==> flow/design.v <==
module tb_dp #(
    parameter BHT_ENTERIES    = 128,
    parameter BTB_ENTERIES    = 32,
    parameter INSTR_SIZE_BYTE = 4
) 
(
    clk,
    rst_n,
    in_fetch_pc,
    in_fetch_nop,
    in_exe_pc,
    in_exe_nop,
    in_exe_branch_taken,
    in_exe_branch_offset,
    out_pc_offset,
    out_fetch_branch_taken
);
input clk;
input rst_n;
input in_fetch_nop;
input [INSTR_SIZE_BYTE*8-1 :0] in_fetch_pc;
input in_exe_nop;
input [INSTR_SIZE_BYTE*8-1 :0] in_exe_pc;
input in_exe_branch_taken;
input [INSTR_SIZE_BYTE*8-1 :0] in_exe_branch_offset;
output [INSTR_SIZE_BYTE*8-1 :0] out_pc_offset;
output out_fetch_branch_taken;
reg [1:0] bht_entry [0:BHT_ENTERIES-1];
reg [INSTR_SIZE_BYTE*8-1 :0] btb_entry [0:BTB_ENTERIES-1];
reg [24:0] btb_tag [0:BTB_ENTERIES-1];
assign out_pc_offset = btb_entry[in_fetch_pc[6:2]];
assign out_fetch_branch_taken = bht_entry[in_fetch_pc[8:2]][1]&&(btb_tag[in_fetch_pc[6:2]]==in_fetch_pc[31:7]);
always@(posedge clk or negedge rst_n) begin
    if(rst_n) begin
        if(!in_exe_nop) begin
            if(in_exe_branch_taken) begin
                bht_entry[in_exe_pc[8:2]]  <= (bht_entry[in_exe_pc[8:2]]==2'b11) ? bht_entry[in_exe_pc[8:2]] : bht_entry[in_exe_pc[8:2]] + 1'b1   ;
                btb_entry[in_exe_pc[6:2]]  <=  in_exe_branch_offset;
                btb_tag[in_exe_pc[6:2]]    <=  in_exe_pc[31:7];
            end
            else if(!in_exe_branch_taken) begin
                bht_entry[in_exe_pc[8:2]]  <= (bht_entry[in_exe_pc[8:2]]==2'b00) ? bht_entry[in_exe_pc[8:2]] : bht_entry[in_exe_pc[8:2]] - 1'b1   ;
            end
        end
    end
    else if(!rst_n) begin
        bht_entry[0]  <=   0 ;bht_entry[1]  <=   0 ;bht_entry[2]  <=   0 ;bht_entry[3]  <=   0 ;bht_entry[4]  <=   0 ;bht_entry[5]  <=   0 ;bht_entry[6]  <=   0 ;bht_entry[7]  <=   0 ;bht_entry[8]  <=   0 ;bht_entry[9]  <=   0 ;
        bht_entry[10]  <=   0 ;bht_entry[11]  <=   0 ;bht_entry[12]  <=   0 ;bht_entry[13]  <=   0 ;bht_entry[14]  <=   0 ;bht_entry[15]  <=   0 ;bht_entry[16]  <=   0 ;bht_entry[17]  <=   0 ;bht_entry[18]  <=   0 ;bht_entry[19]  <=   0 ;
        bht_entry[20]  <=   0 ;bht_entry[21]  <=   0 ;bht_entry[22]  <=   0 ;bht_entry[23]  <=   0 ;bht_entry[24]  <=   0 ;bht_entry[25]  <=   0 ;bht_entry[26]  <=   0 ;bht_entry[27]  <=   0 ;bht_entry[28]  <=   0 ;bht_entry[29]  <=   0 ;
        bht_entry[30]  <=   0 ;bht_entry[31]  <=   0 ;bht_entry[32]  <=   0 ;bht_entry[33]  <=   0 ;bht_entry[34]  <=   0 ;bht_entry[35]  <=   0 ;bht_entry[36]  <=   0 ;bht_entry[37]  <=   0 ;bht_entry[38]  <=   0 ;bht_entry[39]  <=   0 ;
        bht_entry[40]  <=   0 ;bht_entry[41]  <=   0 ;bht_entry[42]  <=   0 ;bht_entry[43]  <=   0 ;bht_entry[44]  <=   0 ;bht_entry[45]  <=   0 ;bht_entry[46]  <=   0 ;bht_entry[47]  <=   0 ;bht_entry[48]  <=   0 ;bht_entry[49]  <=   0 ;
        bht_entry[50]  <=   0 ;bht_entry[51]  <=   0 ;bht_entry[52]  <=   0 ;bht_entry[53]  <=   0 ;bht_entry[54]  <=   0 ;bht_entry[55]  <=   0 ;bht_entry[56]  <=   0 ;bht_entry[57]  <=   0 ;bht_entry[58]  <=   0 ;bht_entry[59]  <=   0 ;
        bht_entry[60]  <=   0 ;bht_entry[61]  <=   0 ;bht_entry[62]  <=   0 ;bht_entry[63]  <=   0 ;bht_entry[64]  <=   0 ;bht_entry[65]  <=   0 ;bht_entry[66]  <=   0 ;bht_entry[67]  <=   0 ;bht_entry[68]  <=   0 ;bht_entry[69]  <=   0 ;
        bht_entry[70]  <=   0 ;bht_entry[71]  <=   0 ;bht_entry[72]  <=   0 ;bht_entry[73]  <=   0 ;bht_entry[74]  <=   0 ;bht_entry[75]  <=   0 ;bht_entry[76]  <=   0 ;bht_entry[77]  <=   0 ;bht_entry[78]  <=   0 ;bht_entry[79]  <=   0 ;
        bht_entry[80]  <=   0 ;bht_entry[81]  <=   0 ;bht_entry[82]  <=   0 ;bht_entry[83]  <=   0 ;bht_entry[84]  <=   0 ;bht_entry[85]  <=   0 ;bht_entry[86]  <=   0 ;bht_entry[87]  <=   0 ;bht_entry[88]  <=   0 ;bht_entry[89]  <=   0 ;
        bht_entry[90]  <=   0 ;bht_entry[91]  <=   0 ;bht_entry[92]  <=   0 ;bht_entry[93]  <=   0 ;bht_entry[94]  <=   0 ;bht_entry[95]  <=   0 ;bht_entry[96]  <=   0 ;bht_entry[97]  <=   0 ;bht_entry[98]  <=   0 ;bht_entry[99]  <=   0 ;
        bht_entry[100]  <=   0 ;bht_entry[101]  <=   0 ;bht_entry[102]  <=   0 ;bht_entry[103]  <=   0 ;bht_entry[104]  <=   0 ;bht_entry[105]  <=   0 ;bht_entry[106]  <=   0 ;bht_entry[107]  <=   0 ;bht_entry[108]  <=   0 ;bht_entry[109]  <=   0 ;
        bht_entry[110]  <=   0 ;bht_entry[111]  <=   0 ;bht_entry[112]  <=   0 ;bht_entry[113]  <=   0 ;bht_entry[114]  <=   0 ;bht_entry[115]  <=   0 ;bht_entry[116]  <=   0 ;bht_entry[117]  <=   0 ;bht_entry[118]  <=   0 ;bht_entry[119]  <=   0 ;
        bht_entry[120]  <=   0 ;bht_entry[121]  <=   0 ;bht_entry[122]  <=   0 ;bht_entry[123]  <=   0 ;bht_entry[124]  <=   0 ;bht_entry[125]  <=   0 ;bht_entry[126]  <=   0 ;bht_entry[127]  <=   0 ;
        btb_entry[0]  <=   0;
        btb_tag[0]    <=   0;
        btb_entry[1]  <=   0;
        btb_tag[1]    <=   0;
        btb_entry[2]  <=   0;
        btb_tag[2]    <=   0;
        btb_entry[3]  <=   0;
        btb_tag[3]    <=   0;
        btb_entry[4]  <=   0;
        btb_tag[4]    <=   0;
        btb_entry[5]  <=   0;
        btb_tag[5]    <=   0;
        btb_entry[6]  <=   0;
        btb_tag[6]    <=   0;
        btb_entry[7]  <=   0;
        btb_tag[7]    <=   0;
        btb_entry[8]  <=   0;
        btb_tag[8]    <=   0;
        btb_entry[9]  <=   0;
        btb_tag[9]    <=   0;
        btb_entry[10]  <=   0;
        btb_tag[10]    <=   0;
        btb_entry[11]  <=   0;
        btb_tag[11]    <=   0;
        btb_entry[12]  <=   0;
        btb_tag[12]    <=   0;
        btb_entry[13]  <=   0;
        btb_tag[13]    <=   0;
        btb_entry[14]  <=   0;
        btb_tag[14]    <=   0;
        btb_entry[15]  <=   0;
        btb_tag[15]    <=   0;
        btb_entry[16]  <=   0;
        btb_tag[16]    <=   0;
        btb_entry[17]  <=   0;
        btb_tag[17]    <=   0;
        btb_entry[18]  <=   0;
        btb_tag[18]    <=   0;
        btb_entry[19]  <=   0;
        btb_tag[19]    <=   0;
        btb_entry[20]  <=   0;
        btb_tag[20]    <=   0;
        btb_entry[21]  <=   0;
        btb_tag[21]    <=   0;
        btb_entry[22]  <=   0;
        btb_tag[22]    <=   0;
        btb_entry[23]  <=   0;
        btb_tag[23]    <=   0;
        btb_entry[24]  <=   0;
        btb_tag[24]    <=   0;
        btb_entry[25]  <=   0;
        btb_tag[25]    <=   0;
        btb_entry[26]  <=   0;
        btb_tag[26]    <=   0;
        btb_entry[27]  <=   0;
        btb_tag[27]    <=   0;
        btb_entry[28]  <=   0;
        btb_tag[28]    <=   0;
        btb_entry[29]  <=   0;
        btb_tag[29]    <=   0;
        btb_entry[30]  <=   0;
        btb_tag[30]    <=   0;
        btb_entry[31]  <=   0;
        btb_tag[31]    <=   0;
    end
end
endmodule
Step by step through the tools: tb_dp
Tool output for the design above before and after an edit, in the order of the flow.
Lines under "before" count in the file above, lines under "after" in the edited file.
"delta": "after" minus "before" as printed here.
Operators carry their Yosys type and port widths (W data, S select, Z words).
Library cell names are shortened.
{ "setup": {"design": "tb_dp", "clock": "clk", "library": "sky130hd", "lib_corner": "tt_025C_1v80"} }

Diff
The edit as a unified diff against the file above.
This change comes from a script, not from a designer. No optimisation was intended, and the edited design may behave differently.
begin of diff
@@ -1,4 +1,4 @@
 module tb_dp #(
-    parameter BHT_ENTERIES    = 128,
+    parameter BHT_ENTERIES    = 96,
     parameter BTB_ENTERIES    = 32,
     parameter INSTR_SIZE_BYTE = 4
end of diff

Elaborated design
Counts by Yosys on the flattened word-level netlist (proc, flatten, opt, wreduce). Print and check cells are left out. Cells with the same type and inputs are merged into one.
{ "word_totals": {"columns": ["element", "before", "after", "delta"], "rows": [
  ["ramBits", 0, 0, 0],
  ["rom_bits", 0, 0, 0],
  ["memories", 0, 0, 0],
  ["reg_bits", 2080, 2016, -64],
  ["latchBits", 0, 0, 0],
  ["out_inout_bits", 33, 33, 0],
  ["word_cells", 1074, 850, -224],
  ["clocked_rd_ports_x_width", 0, 0, 0]
]} }
{ "classes": {"columns": ["element", "before", "after", "delta"], "rows": [
  ["mux", 395, 299, -96],
  ["add_sub_neg", 2, 2, 0],
  ["multipliers", 0, 0, 0],
  ["equal", 318, 254, -64],
  ["n_shift", 0, 0, 0],
  ["n_reduce_logical", 166, 134, -32],
  ["cmp", 0, 0, 0],
  ["logic", 1, 1, 0],
  ["div_mod_pow", 0, 0, 0]
]} }
{ "op_table": {"columns": ["op", "before", "after", "delta"], "rows": [
  ["$mux W2", 390, 294, -96],
  ["$eq A7 B7 Y1 const B", 128, 64, -64],
  ["$reduce_and A2 Y1", 128, 96, -32],
  ["$pmux W2 S128", 2, 0, -2],
  ["$pmux W2 S96", 0, 2, 2],
  ["$pmux W2 S127", 1, 0, -1],
  ["$pmux W2 S95", 0, 1, 1]
]} }
Operator kinds equal on both sides are left out: 23.

Depth
Yosys ltp: most cells in a row. Word level: on the elaborated netlist, between registers, memories and ports. Mapped: between sequential cells and ports; inverters and the memories' decode and read muxes count.
{ "logic_depth": {"columns": ["element", "before", "after", "delta"], "rows": [
  ["ltp_word", 8, 8, 0],
  ["abc_area", "0", "0", null],
  ["depth_mapped", 15, 14, -1],
  ["ltp_nobuf", 9, 9, 0]
]} }

Synthesis result
Yosys stat after the flow's synthesis: flattened, memories mapped to cells. It holds for the ABC_AREA given above (unset counts as 0); a run with the other value may have another netlist.
{ "types": {"columns": ["cell", "before", "after", "delta"], "rows": [
  ["nand2_1", 669, 464, -205],
  ["o21ai_0", 310, 135, -175],
  ["clkbuf_1", 362, 467, 105],
  ["a21oi_1", 107, 204, 97],
  ["a31oi_1", 17, 104, 87],
  ["nand3_1", 169, 93, -76],
  ["dfrtp_1", 2080, 2016, -64],
  ["buf_1", 253, 191, -62],
  ["nand4_1", 103, 70, -33],
  ["nor2_1", 144, 176, 32],
  ["and3_1", 126, 156, 30],
  ["mux2_2", 1827, 1848, 21],
  ["buf_2", 74, 54, -20],
  ["nand3b_1", 24, 8, -16],
  ["nor3_1", 50, 38, -12],
  ["o32ai_1", 3, 15, 12],
  ["mux2i_1", 44, 55, 11],
  ["a221oi_1", 37, 27, -10]
]} }
Cell types equal on both sides are left out: 9.
The list need not be complete.
{ "synth_totals": {"columns": ["element", "before", "after", "delta"], "rows": [
  ["ffs", 2080, 2016, -64],
  ["cell_count", 7590, 7275, -315],
  ["seq_area_um2", 52049.9, 50448.4, -1601.5],
  ["n_buf", 713, 729, 16],
  ["yosys_area_um2", 93124.3, 90680.7, -2443.6]
]} }

Worst setup path after synthesis
Path of least setup slack by OpenSTA after synthesis, without wires, with an ideal clock, recovery checks aside; 20% of the period is set as input and as output delay. Where synthesis merged equal registers, the netlist keeps one of their names.
{ "synth_timing": {"columns": ["element", "before", "after", "delta"], "rows": [
  ["path_type", "input -> output", "input -> output", null],
  ["from", "input port in_fetch_pc[4]", "input port in_fetch_pc[3]", null],
  ["to", "output port out_fetch_branch_taken", "output port out_fetch_branch_taken", null],
  ["path_slack_ns", 3.296, 3.348, 0.052],
  ["t_required_ns", 8.000, 8.000, 0.000],
  ["in_delay_ns", 2.000, 2.000, 0.000],
  ["path_stages", 11, 11, 0],
  ["path_buffers", 3, 2, -1],
  ["tclk_ns", 10.0, 10.0, 0.0],
  ["out_delay_ns", 2.000, 2.000, 0.000],
  ["path_delay_ns", 2.704, 2.652, -0.052],
  ["arrival_ns", 4.704, 4.652, -0.052],
  ["synth_period_reached_ns", 6.704, 6.652, -0.052]
]} }
"path_delay_ns" is the arrival time less input delay plus setup time.
A path that ends at an output port has no setup time.
"path_stages": output pins that drive a net of the path, with the launching flip-flop's if there is one; two outputs of one cell count as two.
"synth_period_reached_ns" = period - worst setup slack (recovery checks aside). The figure is calculated, with input and output delays left at 20% of the set period.
Between the ends stands the longest chain of elaborated cells between them, by number of cells; it is not shown to be the way that was timed. Of several equally long chains one is given.
A line is the first line of the expression or statement that the cell stems from. Yosys adds cells for indexed reads and writes and turns some case tables into memories.
{ "synth_between_before": {"path_cell_list": "buf_6 -> or3b_2 -> nor2_1 -> clkbuf_1 -> clkbuf_1 -> a222oi_1 -> nand4_1 -> o22ai_1 -> xnor2_1 -> or4_1 -> nor4_1", "elab_chain_len": 4, "cells_between": 164, "classes_between": "eq/ne (159); mux (2); reduce/logical (3)"} }
{ "synth_lines_before": {"columns": ["element", "line_no", "text"], "rows": [
  ["start, declared", 21, "input [INSTR_SIZE_BYTE*8-1 :0] in_fetch_pc;"],
  ["$eq A5 B5 Y1", 32, "assign out_fetch_branch_taken = bht_entry[in_fetch_pc[8:2]][1]&&(btb_tag[in_fetch_pc[6:2]]==in_fetch_pc[31:7]) ..."],
  ["$pmux W25 S32", 32, null],
  ["$eq A25 B25 Y1", 32, null],
  ["$logic_and A1 B1 Y1", 32, null],
  ["end, declared", 27, "output out_fetch_branch_taken;"]
]} }
{ "synth_between_after": {"path_cell_list": "buf_4 -> or3b_2 -> clkbuf_2 -> nor2_1 -> a222oi_1 -> and3_1 -> a41oi_1 -> xnor2_1 -> nand2_1 -> or4_1 -> a2111oi_2", "elab_chain_len": 4, "cells_between": 132, "classes_between": "eq/ne (127); mux (2); reduce/logical (3)"} }
{ "synth_lines_after": {"columns": ["element", "line_no", "text"], "rows": [
  ["start, declared", 21, "input [INSTR_SIZE_BYTE*8-1 :0] in_fetch_pc;"],
  ["$eq A5 B5 Y1", 32, "assign out_fetch_branch_taken = bht_entry[in_fetch_pc[8:2]][1]&&(btb_tag[in_fetch_pc[6:2]]==in_fetch_pc[31:7]) ..."],
  ["$pmux W25 S32", 32, null],
  ["$eq A25 B25 Y1", 32, null],
  ["$logic_and A1 B1 Y1", 32, null],
  ["end, declared", 27, "output out_fetch_branch_taken;"]
]} }

Timing after layout
Path of least setup slack in the final report of each run of set A (OpenROAD, finished layout, wires in). Where an end is a register, its clock arrival counts in the times.
{ "layout_timing": {"columns": ["element", "before", "after", "delta"], "rows": [
  ["path_type", "input -> output", "input -> output", null],
  ["from", "input port in_fetch_pc[6]", "input port in_fetch_pc[4]", null],
  ["to", "output port out_fetch_branch_taken", "output port out_fetch_branch_taken", null],
  ["tclk_ns", 10.0, 10.0, 0.0],
  ["arrival_ns", 7.55, 7.56, 0.01],
  ["t_required_ns", 8.00, 8.00, 0.00],
  ["path_slack_ns", 0.45, 0.44, -0.01],
  ["path_stages", 13, 13, 0],
  ["in_delay_ns", 2.00, 2.00, 0.00],
  ["out_delay_ns", 2.00, 2.00, 0.00],
  ["path_buffers", 4, 4, 0]
]} }
Between the ends stands the longest chain of elaborated cells between them, by number of cells; it is not shown to be the way that was timed. Of several equally long chains one is given.
{ "layout_between_before": {"path_cell_list": "clkbuf_4 -> or3b_1 -> nor2_4 -> buf_4 -> a22oi_1 -> nand2_1 -> nor4_1 -> a31oi_1 -> xor2_1 -> or4_1 -> nor4_2 -> buf_4 -> clkdlybuf4s50_1", "elab_chain_len": 4, "cells_between": 164, "classes_between": "eq/ne (159); mux (2); reduce/logical (3)"} }
{ "layout_lines_before": {"columns": ["element", "line_no", "text"], "rows": [
  ["start, declared", 21, "input [INSTR_SIZE_BYTE*8-1 :0] in_fetch_pc;"],
  ["$eq A5 B5 Y1", 32, "assign out_fetch_branch_taken = bht_entry[in_fetch_pc[8:2]][1]&&(btb_tag[in_fetch_pc[6:2]]==in_fetch_pc[31:7]) ..."],
  ["$pmux W25 S32", 32, null],
  ["$eq A25 B25 Y1", 32, null],
  ["$logic_and A1 B1 Y1", 32, null],
  ["end, declared", 27, "output out_fetch_branch_taken;"]
]} }
{ "layout_between_after": {"path_cell_list": "buf_4 -> nand3b_1 -> nor2_4 -> buf_4 -> a211oi_1 -> nand3_1 -> o32ai_1 -> xnor2_1 -> nor4_1 -> nand4_1 -> a2111oi_2 -> buf_4 -> clkdlybuf4s50_1", "elab_chain_len": 4, "cells_between": 132, "classes_between": "eq/ne (127); mux (2); reduce/logical (3)"} }
{ "layout_lines_after": {"columns": ["element", "line_no", "text"], "rows": [
  ["start, declared", 21, "input [INSTR_SIZE_BYTE*8-1 :0] in_fetch_pc;"],
  ["$eq A5 B5 Y1", 32, "assign out_fetch_branch_taken = bht_entry[in_fetch_pc[8:2]][1]&&(btb_tag[in_fetch_pc[6:2]]==in_fetch_pc[31:7]) ..."],
  ["$pmux W25 S32", 32, null],
  ["$eq A25 B25 Y1", 32, null],
  ["$logic_and A1 B1 Y1", 32, null],
  ["end, declared", 27, "output out_fetch_branch_taken;"]
]} }

Flow runs
Both versions went through the flow (Yosys, OpenROAD) with the same settings in each pair. Constraints: input delay and output delay 20% of the set period each, output load 0.01 pF.
{ "flow_settings_set_A": {"CORE_UTILIZATION": 30, "SETUP_SLACK_MARGIN": 0.5, "period_ns": 10.0, "CAP_MARGIN": 20, "CORE_MARGIN": 2, "SLEW_MARGIN": 20} }
{ "results_set_A": {"columns": ["element", "before", "after", "delta"], "rows": [
  ["final_cell_area_um2", 107466.0, 103743.0, -3723.0],
  ["worst_setup_slack_ns", 0.451, 0.444, -0.007],
  ["achieved_period_ns", 9.549, 9.556, 0.007],
  ["final_hold_ws_ns", 0.475, 0.484, 0.009],
  ["utilization_pct", 34.8, 34.5, -0.3],
  ["design_power_uw", 21045, 19739, -1306],
  ["design.die.area_um2", 314889.0, 306683.0, -8206.0],
  ["tns_ns", 0.000, 0.000, 0.000],
  ["yosys.chip_area_um2", 93124.3, 90680.7, -2443.6]
]} }
{ "flow_settings_set_B": {"CAP_MARGIN": 0, "CELL_PAD_IN_SITES_DETAIL_PLACEMENT": 2, "CELL_PAD_IN_SITES_GLOBAL_PLACEMENT": 3, "CORE_UTILIZATION": 39, "CTS_CLUSTER_SIZE": 64, "HOLD_SLACK_MARGIN": -0.01, "MAX_ROUTING_LAYER": "met5", "MIN_ROUTING_LAYER": "met1", "PLACE_DENSITY_LB_ADDON": 0.17, "SETUP_SLACK_MARGIN": 1.73, "SLEW_MARGIN": 25, "TNS_END_PERCENT": 50, "period_ns": 15.3, "CORE_MARGIN": 2} }
{ "results_set_B": {"columns": ["element", "before", "after", "delta"], "rows": [
  ["final_cell_area_um2", 105785.0, 103114.0, -2671.0],
  ["worst_setup_slack_ns", 2.307, 2.695, 0.388],
  ["achieved_period_ns", 12.993, 12.605, -0.388],
  ["final_hold_ws_ns", 0.478, 0.482, 0.004],
  ["utilization_pct", 44.5, 44.5, 0.0],
  ["design_power_uw", 13713, 13607, -106],
  ["design.die.area_um2", 242704.0, 236386.0, -6318.0],
  ["tns_ns", 0.000, 0.000, 0.000],
  ["yosys.chip_area_um2", 93124.3, 90680.7, -2443.6]
]} }
"achieved_period_ns" is the run's clock period less its worst setup slack. It is reckoned from that one timing run; input and output delays stay at 20% of the period that was set.
"design_power_uw": no workload was simulated; the value follows from the tool's default switching activity.
